==> flow/design.v <==
module memory_controller( CLK_48MHZ,RESET,SRAM_STATUS,READ_CMD, GEIG_DATA, MAG_DATA
,READ_ADDRESS,READ_CHIP_SELECT,WRITE_ADDRESS,WRITE_CHIP_SELECT
,NEXT_READ,NEXT_WRITE,DATA_OUT,ADDRESS_OUT,CHIP_SELECT,CMD_OUT);
input CLK_48MHZ,RESET,SRAM_STATUS, READ_CMD;
input [79:0] GEIG_DATA;
input [79:0] MAG_DATA;
output [17:0] READ_ADDRESS;
output READ_CHIP_SELECT;
output [17:0] WRITE_ADDRESS;
output WRITE_CHIP_SELECT;
output NEXT_READ, NEXT_WRITE;
output [15:0] DATA_OUT;
output [17:0] ADDRESS_OUT;
output CHIP_SELECT;
output [1:0] CMD_OUT;
reg [79:0] geig_prev;
reg [79:0] geig_buffer;
parameter new_geig_cmd =2'b01;
parameter num_geig_cycles = 5;
reg [79:0] mag_prev;
reg [79:0] mag_buffer;
parameter new_mag_cmd =2'b10;
parameter num_mag_cycles = 5;
reg [79:0] data_buffer;
reg read_prev;
parameter new_read_cmd = 2'b11;
reg [7:0] schedule;
reg [2:0] num_cycles;
reg [2:0] write_count;
reg busy_hold;
reg next_write;
reg next_read;
reg [17:0] address_out;
reg chip_select;
reg [15:0] data_out;
reg [1:0] cmd_out;
assign NEXT_WRITE = next_write;
assign NEXT_READ = next_read;
assign CMD_OUT = cmd_out;
assign ADDRESS_OUT=address_out;
assign CHIP_SELECT=chip_select;
assign DATA_OUT = data_out;
reg [17:0] r_address;
reg r_chip_select;
reg [17:0] w_address;
reg w_chip_select;
assign READ_ADDRESS = r_address;
assign READ_CHIP_SELECT = r_chip_select;
assign WRITE_ADDRESS = w_address;
assign WRITE_CHIP_SELECT = w_chip_select;
always @(posedge CLK_48MHZ or negedge RESET)
begin
if (RESET==1'b0) begin
    schedule = 8'b00000000;
    busy_hold = 1'b0;
    write_count=4'b0000;
    next_write<=0;
    next_read<=0;
    cmd_out<=2'b00;
    num_cycles=0;
    address_out<=17'b0;
    chip_select<=1'b0;
    data_out<=0;
    mag_prev=80'b0;
    geig_prev=80'b0;
    geig_buffer=80'b0;
    mag_buffer=80'b0;
    data_buffer=80'b0;
    read_prev=1'b0;
    r_address<=18'b0;
    r_chip_select<=1'b0;
    w_address<=18'b0;
    w_chip_select<=1'b0;
end else begin
if (schedule[1:0] ==2'b00) begin
    schedule=schedule>>2;
end
if (geig_prev!=GEIG_DATA) begin
    geig_buffer = GEIG_DATA;
    geig_prev = GEIG_DATA;
    if (schedule[1:0] == 2'b00) begin
        schedule[1:0] = new_geig_cmd;
    end else if (schedule[3:2] ==2'b00) begin
        schedule[3:2] = new_geig_cmd;
    end else if (schedule[5:4] == 2'b00) begin
        schedule[5:4] = new_geig_cmd;
    end else begin
        schedule[7:6] = new_geig_cmd;
    end
end else begin
    geig_prev= GEIG_DATA;
end
if (mag_prev!=MAG_DATA) begin
    mag_buffer = MAG_DATA;
    mag_prev = MAG_DATA;
    if (schedule[1:0] == 2'b00) begin
        schedule[1:0] = new_mag_cmd;
    end else if (schedule[3:2] ==2'b00) begin
        schedule[3:2] = new_mag_cmd;
    end else if (schedule[5:4] == 2'b00) begin
        schedule[5:4] = new_mag_cmd;
    end else begin
        schedule[7:6] = new_mag_cmd;
    end
end else begin
    mag_prev=MAG_DATA;
end
if ((READ_CMD ==1'b1) && (read_prev ==1'b0) && (RESET==1'b1))begin
    read_prev=READ_CMD;
    if (schedule[1:0] == 2'b00) begin
        schedule[1:0] = new_read_cmd;
    end else if (schedule[3:2] ==2'b00) begin
        schedule[3:2] = new_read_cmd;
    end else if (schedule[5:4] == 2'b00) begin
        schedule[5:4] = new_read_cmd;
    end else begin
        schedule[7:6] = new_read_cmd;
    end
end else begin
    read_prev = READ_CMD;
end
if (((schedule[1:0] == new_geig_cmd) || (schedule[1:0] == new_mag_cmd)) && (RESET==1'b1)) begin
    if ((schedule[1:0] == new_geig_cmd) && (write_count==0)) begin
        num_cycles=num_geig_cycles;
        data_buffer[79:0] = geig_buffer;
    end else if ((schedule[1:0] == new_mag_cmd) && (write_count==0)) begin
        num_cycles = num_mag_cycles;
        data_buffer[79:0]=mag_buffer;
    end
    if (write_count<num_cycles) begin
        if ((busy_hold==1) && (SRAM_STATUS==1)) begin
            cmd_out<=2'b00;
        end
        if ((busy_hold==1'b1)&&(SRAM_STATUS==1'b0)) begin
            next_write<=1'b1;
            if (next_write==1'b0) begin
                if (w_address == 18'b111111111111111111) begin
                    w_address <= 18'b000000000000000000;
                    w_chip_select <= !w_chip_select;
                end else begin
                    w_address <= w_address+1;
                end
            end
            data_buffer = data_buffer >>16;
            busy_hold=1'b0;
            write_count=write_count+1;
        end else if ((SRAM_STATUS==1'b0) && (busy_hold==0)) begin
            next_write<=1'b0;
            cmd_out<=2'b10;
            address_out<=WRITE_ADDRESS;
            chip_select<=WRITE_CHIP_SELECT;
            data_out<=data_buffer[15:0];
            busy_hold=1'b1;
        end
    end else if (write_count==num_cycles) begin
        write_count=0;
        schedule=schedule>>2;
    end
end else if ((schedule[1:0]==new_read_cmd) && (RESET==1'b1)) begin
    if (READ_ADDRESS == WRITE_ADDRESS) begin 
        schedule=schedule>>2;
    end else begin
        if ((SRAM_STATUS==1'b1) && (busy_hold==1)) begin
            cmd_out<=2'b00;
        end    
        if ((SRAM_STATUS==1'b0) && (busy_hold==1)) begin
            next_read<=1'b1;
            if (next_read==1'b0) begin
                if (r_address == 18'b111111111111111111) begin
                    r_address <= 18'b000000000000000000;
                    r_chip_select <= !r_chip_select;
                end else begin
                    r_address <= r_address+1;
                end
            end
            busy_hold=0;
            schedule=schedule>>2;
        end else if ((SRAM_STATUS==1'b0) && (busy_hold==0)) begin
            next_read<=1'b0;
            cmd_out<=2'b01;
            address_out<=READ_ADDRESS;
            chip_select<=READ_CHIP_SELECT;
            busy_hold=1'b1;
        end
    end
end
end  
end
endmodule
module sram_interface(CLK_48MHZ,RESET,ADDRESS_IN,DATA_IN,CMD_IN, CHIP_SELECT,
SRAM_D_IN, SRAM_D_OUT, SRAM_D_OE,
SRAM_A0,SRAM_A1,SRAM_A2,SRAM_A3,SRAM_A4,SRAM_A5,SRAM_A6,SRAM_A7,SRAM_A8,SRAM_A9,SRAM_A10,SRAM_A11,
SRAM_A12,SRAM_A13, SRAM_A14, SRAM_A15, SRAM_A16, SRAM_A17,
SRAM_SRBS0,SRAM_SRBS1,SRAM_SRBS2,SRAM_SRBS3,SRAM_CE,SRAM_WE,SRAM_OE,
STATUS,DATA_READ);
input CLK_48MHZ, RESET;
input [17:0] ADDRESS_IN;
input CHIP_SELECT;
input [15:0] DATA_IN;
input [1:0] CMD_IN;
output SRAM_A0,SRAM_A1,SRAM_A2,SRAM_A3,SRAM_A4,SRAM_A5,SRAM_A6,SRAM_A7,SRAM_A8,SRAM_A9,SRAM_A10,SRAM_A11,
SRAM_A12, SRAM_A13, SRAM_A14, SRAM_A15, SRAM_A16, SRAM_A17;
output SRAM_SRBS0,SRAM_SRBS1,SRAM_SRBS2,SRAM_SRBS3,SRAM_CE,SRAM_WE,SRAM_OE;
output STATUS;
output [15:0] DATA_READ;
input [31:0] SRAM_D_IN;
output [15:0] SRAM_D_OUT;
output SRAM_D_OE;
wire SRAM_D0,SRAM_D1,SRAM_D2,SRAM_D3,SRAM_D4,SRAM_D5,SRAM_D6,SRAM_D7,SRAM_D8,SRAM_D9,SRAM_D10,SRAM_D11,
SRAM_D12,SRAM_D13,SRAM_D14,SRAM_D15,SRAM_D16,SRAM_D17,SRAM_D18,SRAM_D19,SRAM_D20,SRAM_D21,SRAM_D22,SRAM_D23,
SRAM_D24,SRAM_D25,SRAM_D26,SRAM_D27,SRAM_D28,SRAM_D29,SRAM_D30,SRAM_D31;
assign {SRAM_D31,SRAM_D30,SRAM_D29,SRAM_D28,SRAM_D27,SRAM_D26,SRAM_D25,SRAM_D24,
        SRAM_D23,SRAM_D22,SRAM_D21,SRAM_D20,SRAM_D19,SRAM_D18,SRAM_D17,SRAM_D16,
        SRAM_D15,SRAM_D14,SRAM_D13,SRAM_D12,SRAM_D11,SRAM_D10,SRAM_D9,SRAM_D8,
        SRAM_D7,SRAM_D6,SRAM_D5,SRAM_D4,SRAM_D3,SRAM_D2,SRAM_D1,SRAM_D0} = SRAM_D_IN;
reg [15:0] dout;     
reg [15:0] dread;    
reg [17:0] address;  
reg ce,we,oe,srbs0,srbs1,srbs2,srbs3;    
reg weVAL;                   
reg busy;                    
reg write_cycle;             
reg [3:0] write_counter;     
reg read_cycle;              
reg [3:0] read_counter;      
assign SRAM_A0 = address[0];
assign SRAM_A1 = address[1];
assign SRAM_A2 = address[2];
assign SRAM_A3 = address[3];
assign SRAM_A4 = address[4];
assign SRAM_A5 = address[5];
assign SRAM_A6 = address[6];
assign SRAM_A7 = address[7];
assign SRAM_A8 = address[8];
assign SRAM_A9 = address[9];
assign SRAM_A10 = address[10];
assign SRAM_A11 = address[11];
assign SRAM_A12 = address[12];
assign SRAM_A13 = address[13];
assign SRAM_A14 = address[14];
assign SRAM_A15 = address[15];
assign SRAM_A16 = address[16];
assign SRAM_A17 = address[17];
assign SRAM_D_OUT = dout;
assign SRAM_D_OE = weVAL;
assign DATA_READ[0] = dread[0];
assign DATA_READ[1] = dread[1];
assign DATA_READ[2] = dread[2];
assign DATA_READ[3] = dread[3];
assign DATA_READ[4] = dread[4];
assign DATA_READ[5] = dread[5];
assign DATA_READ[6] = dread[6];
assign DATA_READ[7] = dread[7];
assign DATA_READ[8] = dread[8];
assign DATA_READ[9] = dread[9];
assign DATA_READ[10] = dread[10];
assign DATA_READ[11] = dread[11];
assign DATA_READ[12] = dread[12];
assign DATA_READ[13] = dread[13];
assign DATA_READ[14] = dread[14];
assign DATA_READ[15] = dread[15];
assign SRAM_CE = ce;
assign SRAM_WE = we;
assign SRAM_OE = oe;
assign SRAM_SRBS0 = srbs0;
assign SRAM_SRBS1 = srbs1;
assign SRAM_SRBS2 = srbs2;
assign SRAM_SRBS3 = srbs3;
assign STATUS=busy;
always @(negedge CLK_48MHZ or negedge RESET)
begin
if (RESET==1'b0) begin
    dout = 16'b0;
    dread <= 16'b0;
    address = 18'b0;
    ce = 1'b0;
    we = 1'b1;
    oe = 1'b1;
    srbs0 = 1'b1;
    srbs1 = 1'b1;
    srbs2 = 1'b1;
    srbs3 = 1'b1;
    weVAL = 1'b0;
    write_cycle =1'b0;
    write_counter = 4'b0;
    read_counter = 4'b0;
    read_cycle = 1'b0;
    busy = 1'b0;
end else begin
    if (busy==0) begin
        if (CMD_IN==2) begin
            write_cycle=1;
        end else if (CMD_IN==1) begin
            read_cycle=1;
        end
    end
    if (write_cycle==1'b1) begin
        if (write_counter==0) begin
            busy=1'b1;
            address = ADDRESS_IN;
            if (CHIP_SELECT==1'b0) begin
                srbs0=1'b0;
                srbs1=1'b0;
                srbs2=1'b1;
                srbs3=1'b1;
            end else begin
                srbs0=1'b1;
                srbs1=1'b1;
                srbs2=1'b0;
                srbs3=1'b0;
            end
            oe=1'b1;
            we=1'b0;
            ce=1'b0;
            weVAL=1'b1;
            dout=DATA_IN;
            write_counter=write_counter+1;
        end else if (write_counter==1) begin
            srbs0=1'b1;
            srbs1=1'b1;
            srbs2=1'b1;
            srbs3=1'b1;
            oe=1'b1;
            we=1'b1;
            ce=1'b0;
            weVAL=1'b0;
            write_counter=0;
            write_cycle=1'b0;
            busy=1'b0;
        end
    end  
    if (read_cycle==1'b1) begin
        if (read_counter==0) begin
            busy=1'b1;
            address = ADDRESS_IN;  
            ce=1'b0;
            oe=1'b0;
            we=1'b1;
            if (CHIP_SELECT==1'b0) begin
                srbs0=1'b0;
                srbs1=1'b0;
                srbs2=1'b1;
                srbs3=1'b1;
            end else begin
                srbs0=1'b1;
                srbs1=1'b1;
                srbs2=1'b0;
                srbs3=1'b0;
            end
            read_counter=read_counter+1;
        end else if (read_counter==1) begin
            if (CHIP_SELECT==1'b0) begin
                dread[0]<=SRAM_D0;
                dread[1]<=SRAM_D1;
                dread[2]<=SRAM_D2;
                dread[3]<=SRAM_D3;
                dread[4]<=SRAM_D4;
                dread[5]<=SRAM_D5;
                dread[6]<=SRAM_D6;
                dread[7]<=SRAM_D7;
                dread[8]<=SRAM_D8;
                dread[9]<=SRAM_D9;
                dread[10]<=SRAM_D10;
                dread[11]<=SRAM_D11;
                dread[12]<=SRAM_D12;
                dread[13]<=SRAM_D13;
                dread[14]<=SRAM_D14;
                dread[15]<=SRAM_D15;
            end else begin
                dread[0]<=SRAM_D16;
                dread[1]<=SRAM_D17;
                dread[2]<=SRAM_D18;
                dread[3]<=SRAM_D19;
                dread[4]<=SRAM_D20;
                dread[5]<=SRAM_D21;
                dread[6]<=SRAM_D22;
                dread[7]<=SRAM_D23;
                dread[8]<=SRAM_D24;
                dread[9]<=SRAM_D25;
                dread[10]<=SRAM_D26;
                dread[11]<=SRAM_D27;
                dread[12]<=SRAM_D28;
                dread[13]<=SRAM_D29;
                dread[14]<=SRAM_D30;
                dread[15]<=SRAM_D31;
            end
            read_counter=read_counter+1;
        end else if (read_counter == 2) begin
            oe=1'b1;
            we=1'b1;
            srbs0=1'b1;
            srbs1=1'b1;
            srbs2=1'b1;
            srbs3=1'b1;
            ce=1'b0;
            read_cycle=1'b0;
            read_counter=0;
            busy=1'b0;
        end
    end  
end  
end  
endmodule
module sram_logger(
    input         CLK_48MHZ,
    input         RESET,           
    input         READ_CMD,
    input  [79:0] GEIG_DATA,
    input  [79:0] MAG_DATA,
    input  [31:0] SRAM_D_IN,
    output [17:0] SRAM_A,
    output [3:0]  SRAM_SRBS,
    output        SRAM_CE,
    output        SRAM_WE,
    output        SRAM_OE,
    output [15:0] SRAM_D_OUT,
    output        SRAM_D_OE,
    output [15:0] DATA_READ,
    output [17:0] W_ADDRESS,
    output        W_CHIP_SELECT,
    output [17:0] R_ADDRESS,
    output        R_CHIP_SELECT
);
wire        sram_status;
wire        chip_select;
wire [15:0] data_out;
wire [17:0] address_out;
wire [1:0]  cmd_out;
memory_controller memory_controller_0(
    .CLK_48MHZ         ( CLK_48MHZ ),
    .RESET             ( RESET ),
    .SRAM_STATUS       ( sram_status ),
    .READ_CMD          ( READ_CMD ),
    .GEIG_DATA         ( GEIG_DATA ),
    .MAG_DATA          ( MAG_DATA ),
    .READ_ADDRESS      ( R_ADDRESS ),
    .READ_CHIP_SELECT  ( R_CHIP_SELECT ),
    .WRITE_ADDRESS     ( W_ADDRESS ),
    .WRITE_CHIP_SELECT ( W_CHIP_SELECT ),
    .NEXT_READ         ( ),
    .NEXT_WRITE        ( ),
    .DATA_OUT          ( data_out ),
    .ADDRESS_OUT       ( address_out ),
    .CHIP_SELECT       ( chip_select ),
    .CMD_OUT           ( cmd_out )
);
sram_interface sram_interface_0(
    .CLK_48MHZ   ( CLK_48MHZ ),
    .RESET       ( RESET ),
    .ADDRESS_IN  ( address_out ),
    .DATA_IN     ( data_out ),
    .CMD_IN      ( cmd_out ),
    .CHIP_SELECT ( chip_select ),
    .SRAM_D_IN   ( SRAM_D_IN ),
    .SRAM_D_OUT  ( SRAM_D_OUT ),
    .SRAM_D_OE   ( SRAM_D_OE ),
    .SRAM_A0 ( SRAM_A[0] ),   .SRAM_A1 ( SRAM_A[1] ),   .SRAM_A2 ( SRAM_A[2] ),
    .SRAM_A3 ( SRAM_A[3] ),   .SRAM_A4 ( SRAM_A[4] ),   .SRAM_A5 ( SRAM_A[5] ),
    .SRAM_A6 ( SRAM_A[6] ),   .SRAM_A7 ( SRAM_A[7] ),   .SRAM_A8 ( SRAM_A[8] ),
    .SRAM_A9 ( SRAM_A[9] ),   .SRAM_A10 ( SRAM_A[10] ), .SRAM_A11 ( SRAM_A[11] ),
    .SRAM_A12 ( SRAM_A[12] ), .SRAM_A13 ( SRAM_A[13] ), .SRAM_A14 ( SRAM_A[14] ),
    .SRAM_A15 ( SRAM_A[15] ), .SRAM_A16 ( SRAM_A[16] ), .SRAM_A17 ( SRAM_A[17] ),
    .SRAM_SRBS0 ( SRAM_SRBS[0] ), .SRAM_SRBS1 ( SRAM_SRBS[1] ),
    .SRAM_SRBS2 ( SRAM_SRBS[2] ), .SRAM_SRBS3 ( SRAM_SRBS[3] ),
    .SRAM_CE ( SRAM_CE ),
    .SRAM_WE ( SRAM_WE ),
    .SRAM_OE ( SRAM_OE ),
    .STATUS  ( sram_status ),
    .DATA_READ ( DATA_READ )
);
endmodule
# Reports on sram_logger
# Module sram_logger before and after one edit of its RTL, step after step.
# Lines under "orig" count in the file above, lines under "edited" in the edited file.
# "delta": "edited" minus "orig" as printed here.
# Cell names lack the library's common part.
# A cell with -- has no value.
# setup
top	sram_logger
clock_port	CLK_48MHZ
cell_library	sky130hd
pvt_corner	tt_025C_1v80

# Edit of the RTL
# The edit as a unified diff against the file above.
# This change comes from a script, not from a designer. The edited design behaves differently; no optimisation was intended.
# begin of diff
@@ -167,5 +167,5 @@
             next_read<=1'b1;
             if (next_read==1'b0) begin
-                if (r_address == 18'b111111111111111111) begin
+                if (r_address < 18'b111111111111111111) begin
                     r_address <= 18'b000000000000000000;
                     r_chip_select <= !r_chip_select;
# end of diff

# Word level
# Source: Yosys, flattened and elaborated, memories not mapped. Widths are those after wreduce. Registers that Yosys merges into a memory's read port (data or address) are not register bits. Print and check cells do not count. Equal cells are merged and count once.
# classes
element	orig	edited	delta
n_div	0	0	0
equal	17	16	-1
n_cmp	1	2	1
addsub	5	5	0
mul	0	0	0
reduce_and_logical	44	44	0
shift	0	0	0
mux	172	172	0
logic	9	9	0
# ops
op	orig	edited	delta
18-bit == test (second input constant)	2	1	-1
18-bit < comparator (second input constant)	0	1	1
# Operator kinds equal on both sides are left out: 35.
# word_totals
element	orig	edited	delta
elab_cells	299	299	0
in_bits	195	195	0
regBits	562	562	0
rom_bits	0	0	0
memories	0	0	0
latch_bits	0	0	0
mem_bits_rw	0	0	0
clocked_rd_ports_x_width	0	0	0
out_inout_bits	96	96	0

# Depth
# Longest topological path by Yosys (ltp), each cell counted once; first at word level (registers and memories cut), then after technology mapping (sequential cells cut; the memories' decode and read muxes count).
# depth
element	orig	edited	delta
ltp_word	26	26	0
ABC_AREA	0	0	--
ltp_mapped	26	28	2
ltp_nobuf	21	21	0

# Netlist
# Yosys stat after the flow's synthesis: flattened, memories mapped to cells. It holds for the ABC_AREA given above (unset counts as 0); a run with the other value may have another netlist.
# types
type	orig	edited	delta
nand2_1	444	321	-123
a31oi_1	80	6	-74
nand3_1	21	88	67
and3_1	11	70	59
a21boi_0	42	1	-41
nor2_1	59	95	36
o21ai_0	152	184	32
or3_1	3	33	30
mux2_2	24	49	25
xnor2_1	188	164	-24
a21boi_1	23	0	-23
mux2i_1	89	69	-20
a21oi_1	65	45	-20
o2bb2ai_1	0	18	18
o22ai_1	53	36	-17
a32oi_1	1	18	17
or2_2	4	20	16
a2bb2oi_1	17	32	15
# Cell types equal on both sides are left out: 10.
# The list need not be complete.
# synth_totals
element	orig	edited	delta
synth_area_mm2	0.0253543	0.025059	-0.0002953
cell_count	2416	2349	-67
sequential_area_mm2	0.0140209	0.0140209	0.0000000
ff_cells	560	560	0
# By module: a second synthesis without flattening, with its own total; a netlist apart from the flattened one above.
# unflattened
element	orig	edited	delta
hier_cells	2255	2344	89
area_unflattened_mm2	0.0250202	0.0253506	0.0003304
# Rows give one instance, submodules left out.
# by_module_orig
mod	n_cells	instances	mod_area_mm2	mod_seq_area_mm2
memory_controller	1993	1	0.0219723	0.0122868
sram_interface	262	1	0.0030479	0.0017342
sram_logger	0	1	0	0
# by_module_edited
mod	n_cells	instances	mod_area_mm2	mod_seq_area_mm2
memory_controller	2082	1	0.0223026	0.0122868
sram_interface	262	1	0.0030479	0.0017342
sram_logger	0	1	0	0

# Measured runs
# Both versions went through the flow (Yosys, OpenROAD) with the same settings in each pair. Constraints: input delay and output delay 20% of the set period each, output load 0.01 pF.
# settings_set_A
CORE_UTILIZATION	40
period_ns	10.0
CAP_MARGIN	20
CORE_MARGIN	2
SLEW_MARGIN	20
# results_set_A
element	orig	edited	delta
dieArea_mm2	0.0654157	0.0646659	-0.0007498
finish.utilization_pct	48.9	49.5	0.6
synth_area_mm2	0.0253543	0.025059	-0.0002953
timing.setup.ws_ps	1298	1287	-11
final_power_mw	4.860	4.931	0.071
layout_stdcell_area_mm2	0.0307082	0.0305818	-0.0001264
worst_hold_slack_ps	328	333	5
tns_ps	0	0	0
# settings_set_B
ABC_AREA	1
CAP_MARGIN	25
CORE_MARGIN	3
CORE_UTILIZATION	38
CTS_CLUSTER_SIZE	83
GPL_TIMING_DRIVEN	1
MAX_ROUTING_LAYER	met4
PLACE_DENSITY	0.52
TNS_END_PERCENT	15
period_ns	5.02
SLEW_MARGIN	20
# results_set_B
element	orig	edited	delta
dieArea_mm2	0.0731919	0.0743407	0.0011488
finish.utilization_pct	49.8	50.1	0.3
synth_area_mm2	0.026593	0.0270197	0.0004267
timing.setup.ws_ps	79	87	8
final_power_mw	12.875	12.099	-0.776
layout_stdcell_area_mm2	0.034358	0.0351787	0.0008207
worst_hold_slack_ps	327	330	3
tns_ps	0	0	0
# "final_power_mw" rests on the timing tool's default activity at the inputs, not on a simulated workload.
